==> flow/design.v <==
module DECODER_UNIT
(input wire [1:0]            alu_fun,
output reg arith_enable,logic_enable,comp_enable,shift_enable);
  always@(*)
  begin
    arith_enable = 1'b0;
    logic_enable = 1'b0;
    comp_enable = 1'b0;
    shift_enable = 1'b0;
    case(alu_fun)
      4'b00:arith_enable = 1'b1;
      4'b01:logic_enable = 1'b1;
      4'b10:comp_enable = 1'b1;
      4'b11:shift_enable = 1'b1;
      default: begin
            arith_enable = 1'b0;
            logic_enable = 1'b0;
            comp_enable =1'b 0;
            shift_enable = 1'b0;
        end
      endcase
  end
endmodule
module ARITHMATIC_UNIT#(parameter alu_width =16)
(
  input wire [alu_width-1:0]  A,B,
  input wire                  clk,rst,
  input wire arith_enable,
  input wire [1:0]            alu_fun,
  output reg                  arith_flag,carry_out,
  output reg [alu_width-1:0]  arith_out);
reg [alu_width:0] arith_out_reg;
wire carry_out_reg;
reg arith_flag_reg;  
always@(posedge clk or negedge rst)
begin
  if(!rst)
    begin
    arith_out <= 16'b0;
    carry_out <= 16'b0;
    arith_flag <= 16'b0;
    end
  else
   begin
    arith_out <= arith_out_reg[alu_width-1:0];
    carry_out <= carry_out_reg;
    arith_flag <= arith_flag_reg;
   end 
end
always@(*)
  begin
    arith_out_reg   = 1'b0  ;
    arith_flag_reg  = 1'b0 ;
      if(arith_enable)
        begin
    case(alu_fun)  
    4'b00:begin
    arith_out_reg   = A+B  ;
    arith_flag_reg  = 1'b1 ;
            end
    4'b01:begin
    arith_out_reg   = A-B  ;
    arith_flag_reg  = 1'b1 ;
           end
    4'b10:begin
    arith_out_reg   = A*B  ;
    arith_flag_reg  = 1'b1 ;
            end
    4'b11:begin
    arith_out_reg   = (B == 0) ? {1'b0, {alu_width{1'b1}}} : A/B  ;
    arith_flag_reg  = 1'b1 ;
           end
          endcase
          end    
end
assign carry_out_reg = arith_out_reg[alu_width] ;
endmodule
module LOGIC_UNIT#(parameter alu_width =16)
(
  input wire [alu_width-1:0]  A,B,
  input wire                  clk,rst,
  input wire logic_enable,
  input wire [1:0]            alu_fun,
  output reg                  logic_flag,
  output reg [alu_width-1:0]  logic_out);
reg [alu_width-1:0] logic_out_reg;
reg logic_flag_reg;
always @ (posedge clk or negedge rst)
 begin 
   if (!rst)
     begin
      logic_out  <= 'b0 ;
      logic_flag <= 'b0 ;	
	 end
   else
     begin   
      logic_out  <= logic_out_reg ;
      logic_flag <= logic_flag_reg ;
	 end
 end	
always@(*)
begin
    logic_out_reg  = 1'b0  ;
    logic_flag_reg = 1'b0 ;
    if(logic_enable)
        begin
    case(alu_fun)  
    4'b00:begin
    logic_out_reg   = A&B  ;
    logic_flag_reg  = 1'b1 ;
            end
    4'b01:begin
    logic_out_reg   = A|B  ;
    logic_flag_reg  = 1'b1 ;
           end
    4'b10:begin
    logic_out_reg   = ~(A&B) ;
    logic_flag_reg  = 1'b1 ;
            end
    4'b11:begin
    logic_out_reg   = ~(A|B) ;
    logic_flag_reg  = 1'b1 ;
           end
          endcase
          end            
end 
endmodule
module comparsion_unit#(parameter alu_width =16)
(
  input wire [alu_width-1:0]  A,B,
  input wire                  clk,rst,
  input wire comp_enable,
  input wire [1:0]            alu_fun,
  output reg                  comp_flag,
  output reg [alu_width-1:0]  comp_out);
reg comp_out_reg ;
reg  comp_flag_reg ;
always @ (posedge clk or negedge rst)
 begin 
   if (!rst)
     begin
      comp_out  <= 'b0 ;
      comp_flag <= 'b0 ;	
	 end
   else
     begin   
      comp_out  <= comp_out_reg ;
      comp_flag <= comp_flag_reg ;
	 end
 end
always@(*)
    begin
      comp_out_reg = 1'b0;
      comp_flag_reg = 1'b0;
      if(comp_enable)
        begin
  case(alu_fun)
      4'b00:begin
      comp_out_reg = 1'b0;
      comp_flag_reg = 1'b1;
      end 
      4'b01:begin
        comp_flag_reg  = 1'b1;
        if(A==B)
           begin
    comp_out_reg = 1'b1;
          end
       else
          begin
    comp_out_reg   = 1'b0;
          end
        end
    4'b10:begin
      comp_flag_reg  = 1'b1 ;
      if(A > B)
        begin
    comp_out_reg   = 1'b1;
        end
    else
        begin
    comp_out_reg   = 1'b0;
        end
        end
    4'b11:begin
      comp_flag_reg  = 1'b1;
      if(A < B)
          begin
    comp_out_reg   = 16'b1;
          end
    else
          begin
    comp_out_reg   = 1'b0;
          end
      end
   endcase
          end
   end
  endmodule
module shift_unit#(parameter alu_width =16)
(
  input wire [alu_width-1:0]  A,B,
  input wire                  clk,rst,
  input wire                shift_enable,
  input wire [1:0]            alu_fun,
  output reg                  shift_flag,
  output reg [alu_width-1:0]  shift_out);
reg [alu_width-1:0]  shift_out_reg ;
reg shift_flag_reg ;
always @ (posedge clk or negedge rst)
 begin 
   if (!rst)
     begin
      shift_out  <= 'b0 ;
      shift_flag <= 'b0 ;	
	 end
   else
     begin   
      shift_out  <= shift_out_reg ;
      shift_flag <= shift_flag_reg ;
	 end
 end
   always@(*)
begin
        shift_out_reg = 1'b0;
        shift_flag_reg = 1'b0;
      if(shift_enable)
        begin
      case(alu_fun)  
        4'b00:begin
        shift_flag_reg = 1'b1;
        shift_out_reg = A >> 1;
        end
        4'b01:begin
        shift_out_reg = A << 1;
        shift_flag_reg = 1'b1;
        end
        4'b10:begin
        shift_flag_reg = 1'b1;
        shift_out_reg = B >> 1;
         end
        4'b11:begin
        shift_flag_reg = 1'b1;
        shift_out_reg = B << 1;
        end
      endcase
end
end 
endmodule
module TOP_VIEW#(parameter alu_width =16)
(
  input wire [alu_width-1:0]    A,B,
  input wire                    clk,rst,
  input wire [3:0]              alu_fun,
  output wire                   arith_flag,carry_out,logic_flag,comp_flag,shift_flag,
  output wire [alu_width-1:0]   arith_out,logic_out,comp_out,shift_out
  );
wire                  comp_enable ;
wire                  shift_enable ;
wire                  logic_enable ;
wire                  arith_enable ;
  DECODER_UNIT U_decoder(
  .alu_fun(alu_fun[3:2]),
  .arith_enable(arith_enable),
  .logic_enable(logic_enable),
  .shift_enable(shift_enable),
  .comp_enable(comp_enable)
  );
  ARITHMATIC_UNIT U_arithmatic(
  .A(A),
  .arith_enable(arith_enable),
  .B(B),
  .clk(clk),
  .rst(rst),
  .alu_fun(alu_fun[1:0]),
  .arith_out(arith_out),
  .arith_flag(arith_flag),
  .carry_out(carry_out)
  );
   LOGIC_UNIT U_logic(
  .A(A),
  .logic_enable(logic_enable),
  .B(B),
  .clk(clk),
  .rst(rst),
  .alu_fun(alu_fun[1:0]),
  .logic_out(logic_out),
  .logic_flag(logic_flag)
   );
   comparsion_unit U_comp (
  .A(A),
  .comp_enable(comp_enable),
  .B(B),
  .clk(clk),
  .rst(rst),
  .alu_fun(alu_fun[1:0]),
  .comp_out(comp_out),
  .comp_flag(comp_flag)
  );
  shift_unit U_shift(
  .A(A),
  .shift_enable(shift_enable),
  .B(B),
  .clk(clk),
  .rst(rst),
  .alu_fun(alu_fun[1:0]),
  .shift_out(shift_out),
  .shift_flag(shift_flag)
  );
endmodule
Appendix: tool output

Tool chain data of TOP_VIEW
Tool output for the design above before and after an edit, in the order of the flow.
Lines under "before" count in the file above, lines under "after" in the edited file.
"change": "after" minus "before" as printed here.
Operators carry their Yosys type and port widths (W data, S select, Z words).
Cell names lack the library's common part.
{ "design": {"top": "TOP_VIEW", "clock_port": "clk", "lib": "sky130hd", "pvt_corner": "tt_025C_1v80"} }

Edit of the RTL
Unified diff, file above to edited file.
The edited RTL no longer does the same as the RTL above: the edit was made by script, with no optimisation intended.
begin of diff
@@ -68,5 +68,5 @@
             end
     4'b11:begin
-    arith_out_reg   = (B == 0) ? {1'b0, {alu_width{1'b1}}} : A/B  ;
+    arith_out_reg   = {1'b0, {alu_width{1'b1}}}  ;
     arith_flag_reg  = 1'b1 ;
            end
end of diff

Word level
Yosys after proc, flatten, opt, wreduce and memory -nomap, before mapping. Enables and synchronous resets that opt folds into registers are not counted as muxes. Memory bits, and registers merged into a memory's read port (data or address), are not among the register bits. Print and check cells are not counted. Equal cells are merged and count once.
{ "word_totals": {"columns": ["item", "before", "after", "change"], "rows": [
  ["regBits", 54, 54, 0],
  ["inputBits", 38, 38, 0]
]} }
{ "op_classes": {"columns": ["item", "before", "after", "change"], "rows": [
  ["add_sub_neg", 2, 2, 0],
  ["mul", 1, 1, 0],
  ["div", 1, 0, -1],
  ["n_cmp", 2, 2, 0],
  ["equal", 7, 7, 0],
  ["muxes", 21, 20, -1],
  ["n_logic", 4, 4, 0],
  ["reduce_logical", 8, 7, -1]
]} }
{ "op_table": {"columns": ["cell", "before", "after", "change"], "rows": [
  ["$mux W17", 2, 1, -1],
  ["$div A16 B16 Y17", 1, 0, -1],
  ["$logic_not A16 Y1", 1, 0, -1],
  ["$mux W1", 9, 9, 0],
  ["$eq A2 B2 Y1 const B", 4, 4, 0],
  ["$pmux W1 S2", 4, 4, 0],
  ["$reduce_or A3 Y1", 4, 4, 0],
  ["$eq A2 B1 Y1 const B", 2, 2, 0],
  ["$logic_not A2 Y1", 2, 2, 0],
  ["$mux W16", 2, 2, 0],
  ["$not A16 Y16", 2, 2, 0],
  ["$pmux W16 S4", 2, 2, 0],
  ["$add A16 B16 Y17", 1, 1, 0],
  ["$and A16 B16 Y16", 1, 1, 0],
  ["$eq A16 B16 Y1", 1, 1, 0],
  ["$gt A16 B16 Y1", 1, 1, 0],
  ["$lt A16 B16 Y1", 1, 1, 0],
  ["$mul A16 B16 Y17", 1, 1, 0],
  ["$or A16 B16 Y16", 1, 1, 0],
  ["$pmux W1 S4", 1, 1, 0],
  ["$pmux W17 S4", 1, 1, 0],
  ["$reduce_or A4 Y1", 1, 1, 0],
  ["$sub A16 B16 Y17", 1, 1, 0]
]} }

Logic depth
Depth = most cells in a row (Yosys ltp): at word level without a register or memory, in the mapped netlist without a sequential cell, where the memories' decode and read muxes count.
{ "depth": {"columns": ["item", "before", "after", "change"], "rows": [
  ["depth_word", 4, 4, 0],
  ["abc_area", "0", "0", null],
  ["ltp_mapped", 143, 23, -120]
]} }

Netlist
Yosys stat after the flow's synthesis: flattened, memories mapped to cells. It holds for the ABC_AREA given above (unset counts as 0); a run with the other value may have another netlist.
{ "mapped": {"columns": ["item", "before", "after", "change"], "rows": [
  ["mapped_cells", 2054, 1010, -1044],
  ["synth_area_um2", 16215.6, 8690.8, -7524.8],
  ["ff_cells", 54, 54, 0],
  ["n_buf", 101, 53, -48]
]} }
{ "by_type": {"columns": ["cell", "before", "after", "change"], "rows": [
  ["ha_1", 251, 98, -153],
  ["nor2_1", 242, 135, -107],
  ["nand2_1", 180, 90, -90],
  ["a21oi_1", 113, 44, -69],
  ["clkbuf_1", 69, 17, -52],
  ["nor3_1", 64, 14, -50],
  ["xnor2_1", 105, 56, -49],
  ["a21o_1", 36, 2, -34],
  ["o21ai_0", 68, 36, -32],
  ["xor2_1", 42, 10, -32],
  ["o21a_1", 37, 7, -30],
  ["nor2b_1", 35, 7, -28],
  ["mux2_2", 27, 1, -26],
  ["inv_1", 199, 175, -24],
  ["nand3_1", 28, 8, -20],
  ["mux2i_1", 28, 11, -17],
  ["nand2b_1", 17, 2, -15],
  ["o211ai_1", 16, 2, -14]
]} }
Not every row of either side is listed.
The figures by module come from a second, unflattened synthesis with its own total; it is not the netlist above.
{ "hier_totals": {"columns": ["item", "before", "after", "change"], "rows": [
  ["cells_unflattened", 2031, 929, -1102],
  ["area_unflattened_um2", 15974.1, 8414.3, -7559.8]
]} }
Each row is one instance without its submodules.
{ "by_module_before": {"columns": ["module", "instances", "cells", "mod_area_um2"], "rows": [
  ["ARITHMATIC_UNIT", 1, 1837, 13780.7],
  ["LOGIC_UNIT", 1, 56, 807.0],
  ["shift_unit", 1, 55, 732.0],
  ["comparsion_unit", 1, 79, 628.1],
  ["DECODER_UNIT", 1, 4, 26.3],
  ["TOP_VIEW", 1, 0, 0.0]
]} }
{ "by_module_after": {"columns": ["module", "instances", "cells", "mod_area_um2"], "rows": [
  ["ARITHMATIC_UNIT", 1, 732, 6204.7],
  ["LOGIC_UNIT", 1, 56, 807.0],
  ["shift_unit", 1, 55, 732.0],
  ["comparsion_unit", 1, 82, 644.4],
  ["DECODER_UNIT", 1, 4, 26.3],
  ["TOP_VIEW", 1, 0, 0.0]
]} }

Worst setup path after synthesis
Path of least setup slack by OpenSTA after synthesis, without wires, with an ideal clock, recovery checks aside; 20% of the period is set as input and as output delay. Where synthesis merged equal registers, the netlist keeps one of their names.
{ "synth_timing": {"columns": ["item", "before", "after", "change"], "rows": [
  ["path_type", "input to register", "input to register", null],
  ["startpoint", "in B[0]", "in A[2]", null],
  ["endpoint", "reg U_arithmatic.arith_out[0]", "reg U_arithmatic.carry_out", null],
  ["clock_period_ns", 36.0, 36.0, 0.0],
  ["input_delay_ns", 7.200, 7.200, 0.000],
  ["setup_ns", 0.124, 0.120, -0.004],
  ["arrival_ns", 35.642, 12.120, -23.522],
  ["required_time_ns", 35.876, 35.880, 0.004],
  ["path_slack_ns", 0.234, 23.759, 23.525],
  ["path_delay_ns", 28.566, 5.040, -23.526],
  ["stages", 136, 19, -117],
  ["period_less_setup_slack_ns", 35.766, 12.241, -23.525]
]} }
"path_delay_ns" = arrival - input delay + setup time.
"stages": output pins that drive a net of the path, with the launching flip-flop's if there is one; two outputs of one cell count as two.
"period_less_setup_slack_ns" is the clock period less the worst setup slack; recovery checks do not enter. This is arithmetic on one report: input and output delays are still those of the set period (20% each).
Between the ends stands the longest chain of elaborated cells between them, by number of cells; it is not shown to be the way that was timed. Of several equally long chains one is given.
Each line given opens the expression or statement behind the cell; cells for indexed reads and writes are added by Yosys, which also makes memories of some case tables.
{ "synth_via_before": {"cell_sequence": "clkbuf_1 clkinv_1 ha_1 o21ai_0 nand2b_1 a31oi_1 nor2_1 ha_1 o21a_1 o22ai_1 or4_1 o31ai_1 ha_1 nor3_1 a211oi_1 nand3_1 mux2_2 ha_1 [... 100 more ...] a31oi_1 o21ai_0 o41a_1 clkbuf_1 nor2_1 a21oi_1 ha_1 nor2b_1 o21a_1 o21a_1 o21a_1 o21ai_0 nand2b_1 a21oi_1 nor3_1 a2111oi_0 o21ai_0 o31a_1", "elab_chain_len": 4} }
{ "synth_lines_before": {"columns": ["item", "line", "text"], "rows": [
  ["start, declared", 251, "input wire [alu_width-1:0]    A,B,"],
  ["$div A16 B16 Y17", 70, "arith_out_reg   = (B == 0) ? {1'b0, {alu_width{1'b1}}} : A/B  ;"],
  ["$mux W17", 70, null],
  ["$pmux W17 S4", 56, "case(alu_fun)"],
  ["$mux W17", 54, "if(arith_enable)"],
  ["end, assigned", 39, "arith_out <= 16'b0;"],
  ["end, assigned", 45, "arith_out <= arith_out_reg[alu_width-1:0];"],
  ["end, declared", 31, "output reg [alu_width-1:0]  arith_out);"]
]} }
{ "synth_via_after": {"cell_sequence": "clkbuf_1 clkinv_1 nor2_1 fa_1 fa_1 ha_1 fa_1 inv_1 fa_1 fa_1 inv_1 ha_1 or2_2 a21o_1 o41ai_2 o21ai_0 o41ai_1 xnor2_1 o211a_1", "elab_chain_len": 3} }
{ "synth_lines_after": {"columns": ["item", "line", "text"], "rows": [
  ["start, declared", 251, "input wire [alu_width-1:0]    A,B,"],
  ["$mul A16 B16 Y17", 66, "arith_out_reg   = A*B  ;"],
  ["$pmux W17 S4", 56, "case(alu_fun)"],
  ["$mux W17", 54, "if(arith_enable)"],
  ["end, assigned", 40, "carry_out <= 16'b0;"],
  ["end, assigned", 46, "carry_out <= carry_out_reg;"],
  ["end, declared", 30, "output reg                  arith_flag,carry_out,"]
]} }

Worst path after layout
Path of least setup slack in the final report of the runs of set A (OpenROAD, finished layout, wires in). Where an end is a register, its clock arrival counts in the times.
{ "layout_timing": {"columns": ["item", "before", "after", "change"], "rows": [
  ["path_type", "input to register", "input to register", null],
  ["startpoint", "in B[10]", "in B[2]", null],
  ["endpoint", "reg U_arithmatic.arith_out[0]", "reg U_arithmatic.carry_out", null],
  ["clock_period_ns", 35.1, 35.1, 0.0],
  ["input_delay_ns", 7.02, 7.02, 0.00],
  ["setup_ns", 0.11, 0.11, 0.00],
  ["arrival_ns", 34.06, 13.24, -20.82],
  ["required_time_ns", 35.30, 35.30, 0.00],
  ["path_slack_ns", 1.24, 22.06, 20.82],
  ["stages", 128, 19, -109]
]} }
Between the ends stands the longest chain of elaborated cells between them, by number of cells; it is not shown to be the way that was timed. Of several equally long chains one is given.
{ "layout_via_before": {"cell_sequence": "clkdlybuf4s50_1 nor4_4 and4_4 and4_1 nor2_1 ha_1 o21a_1 o22ai_1 nor2_1 mux2i_1 ha_1 o21a_1 o21a_1 or2_2 xnor2_1 o21ai_0 ha_1 a21o_1 [... 92 more ...] nand2b_1 a21oi_2 o21ai_2 o41a_1 buf_4 nor2_1 a21oi_1 ha_1 o21a_1 o21a_1 o21a_1 o21ai_1 nand2b_1 a21oi_1 nor3_1 a2111oi_1 o21ai_0 o31a_1", "elab_chain_len": 4} }
{ "layout_lines_before": {"columns": ["item", "line", "text"], "rows": [
  ["start, declared", 251, "input wire [alu_width-1:0]    A,B,"],
  ["$div A16 B16 Y17", 70, "arith_out_reg   = (B == 0) ? {1'b0, {alu_width{1'b1}}} : A/B  ;"],
  ["$mux W17", 70, null],
  ["$pmux W17 S4", 56, "case(alu_fun)"],
  ["$mux W17", 54, "if(arith_enable)"],
  ["end, assigned", 39, "arith_out <= 16'b0;"],
  ["end, assigned", 45, "arith_out <= arith_out_reg[alu_width-1:0];"],
  ["end, declared", 31, "output reg [alu_width-1:0]  arith_out);"]
]} }
{ "layout_via_after": {"cell_sequence": "clkdlybuf4s50_1 clkinv_1 nor2_1 fa_1 fa_1 ha_1 fa_1 inv_1 fa_1 fa_1 inv_1 ha_1 or2_2 a21o_1 o41ai_2 o21ai_0 o41ai_1 xnor2_1 o211a_1", "elab_chain_len": 3} }
{ "layout_lines_after": {"columns": ["item", "line", "text"], "rows": [
  ["start, declared", 251, "input wire [alu_width-1:0]    A,B,"],
  ["$mul A16 B16 Y17", 66, "arith_out_reg   = A*B  ;"],
  ["$pmux W17 S4", 56, "case(alu_fun)"],
  ["$mux W17", 54, "if(arith_enable)"],
  ["end, assigned", 40, "carry_out <= 16'b0;"],
  ["end, assigned", 46, "carry_out <= carry_out_reg;"],
  ["end, declared", 30, "output reg                  arith_flag,carry_out,"]
]} }

Flow runs
Both versions went through the flow (Yosys, OpenROAD) with the same settings in each pair. Constraints: input delay and output delay 20% of the set period each, output load 0.01 pF.
{ "flow_settings_set_A": {"CORE_UTILIZATION": 40, "period_ns": 35.1, "CAP_MARGIN": 20, "CORE_MARGIN": 2, "SLEW_MARGIN": 20} }
{ "measured_set_A": {"columns": ["item", "before", "after", "change"], "rows": [
  ["synth_area_um2", 16215.6, 8690.8, -7524.8],
  ["total_die_area_um2", 42164.5, 22922.0, -19242.5],
  ["final_cell_area_um2", 19261.0, 9860.7, -9400.3],
  ["timing.setup.ws_ns", 1.243, 22.058, 20.815],
  ["power_w", 0.0007778, 0.0006083, -0.0001695],
  ["achieved_period_ns", 33.857, 13.042, -20.815]
]} }
{ "flow_settings_set_B": {"CELL_PAD_IN_SITES_DETAIL_PLACEMENT": 1, "CORE_MARGIN": 9, "CORE_UTILIZATION": 34, "CTS_CLUSTER_SIZE": 46, "PLACE_DENSITY_LB_ADDON": 0.23, "SLEW_MARGIN": 30, "period_ns": 20.8, "CAP_MARGIN": 20} }
{ "measured_set_B": {"columns": ["item", "before", "after", "change"], "rows": [
  ["synth_area_um2", 16215.6, 8690.8, -7524.8],
  ["total_die_area_um2", 55877.9, 31641.3, -24236.6],
  ["final_cell_area_um2", 24788.8, 9895.7, -14893.1],
  ["timing.setup.ws_ns", -9.826, 10.329, 20.155],
  ["power_w", 0.001592, 0.001039, -0.000553],
  ["achieved_period_ns", 30.626, 10.471, -20.155]
]} }
"achieved_period_ns": clock period set for the run, less the worst setup slack. It is reckoned from that one timing run; input and output delays stay at 20% of the period that was set.
"power_w" is the tool's figure for a default switching activity; nothing was simulated.
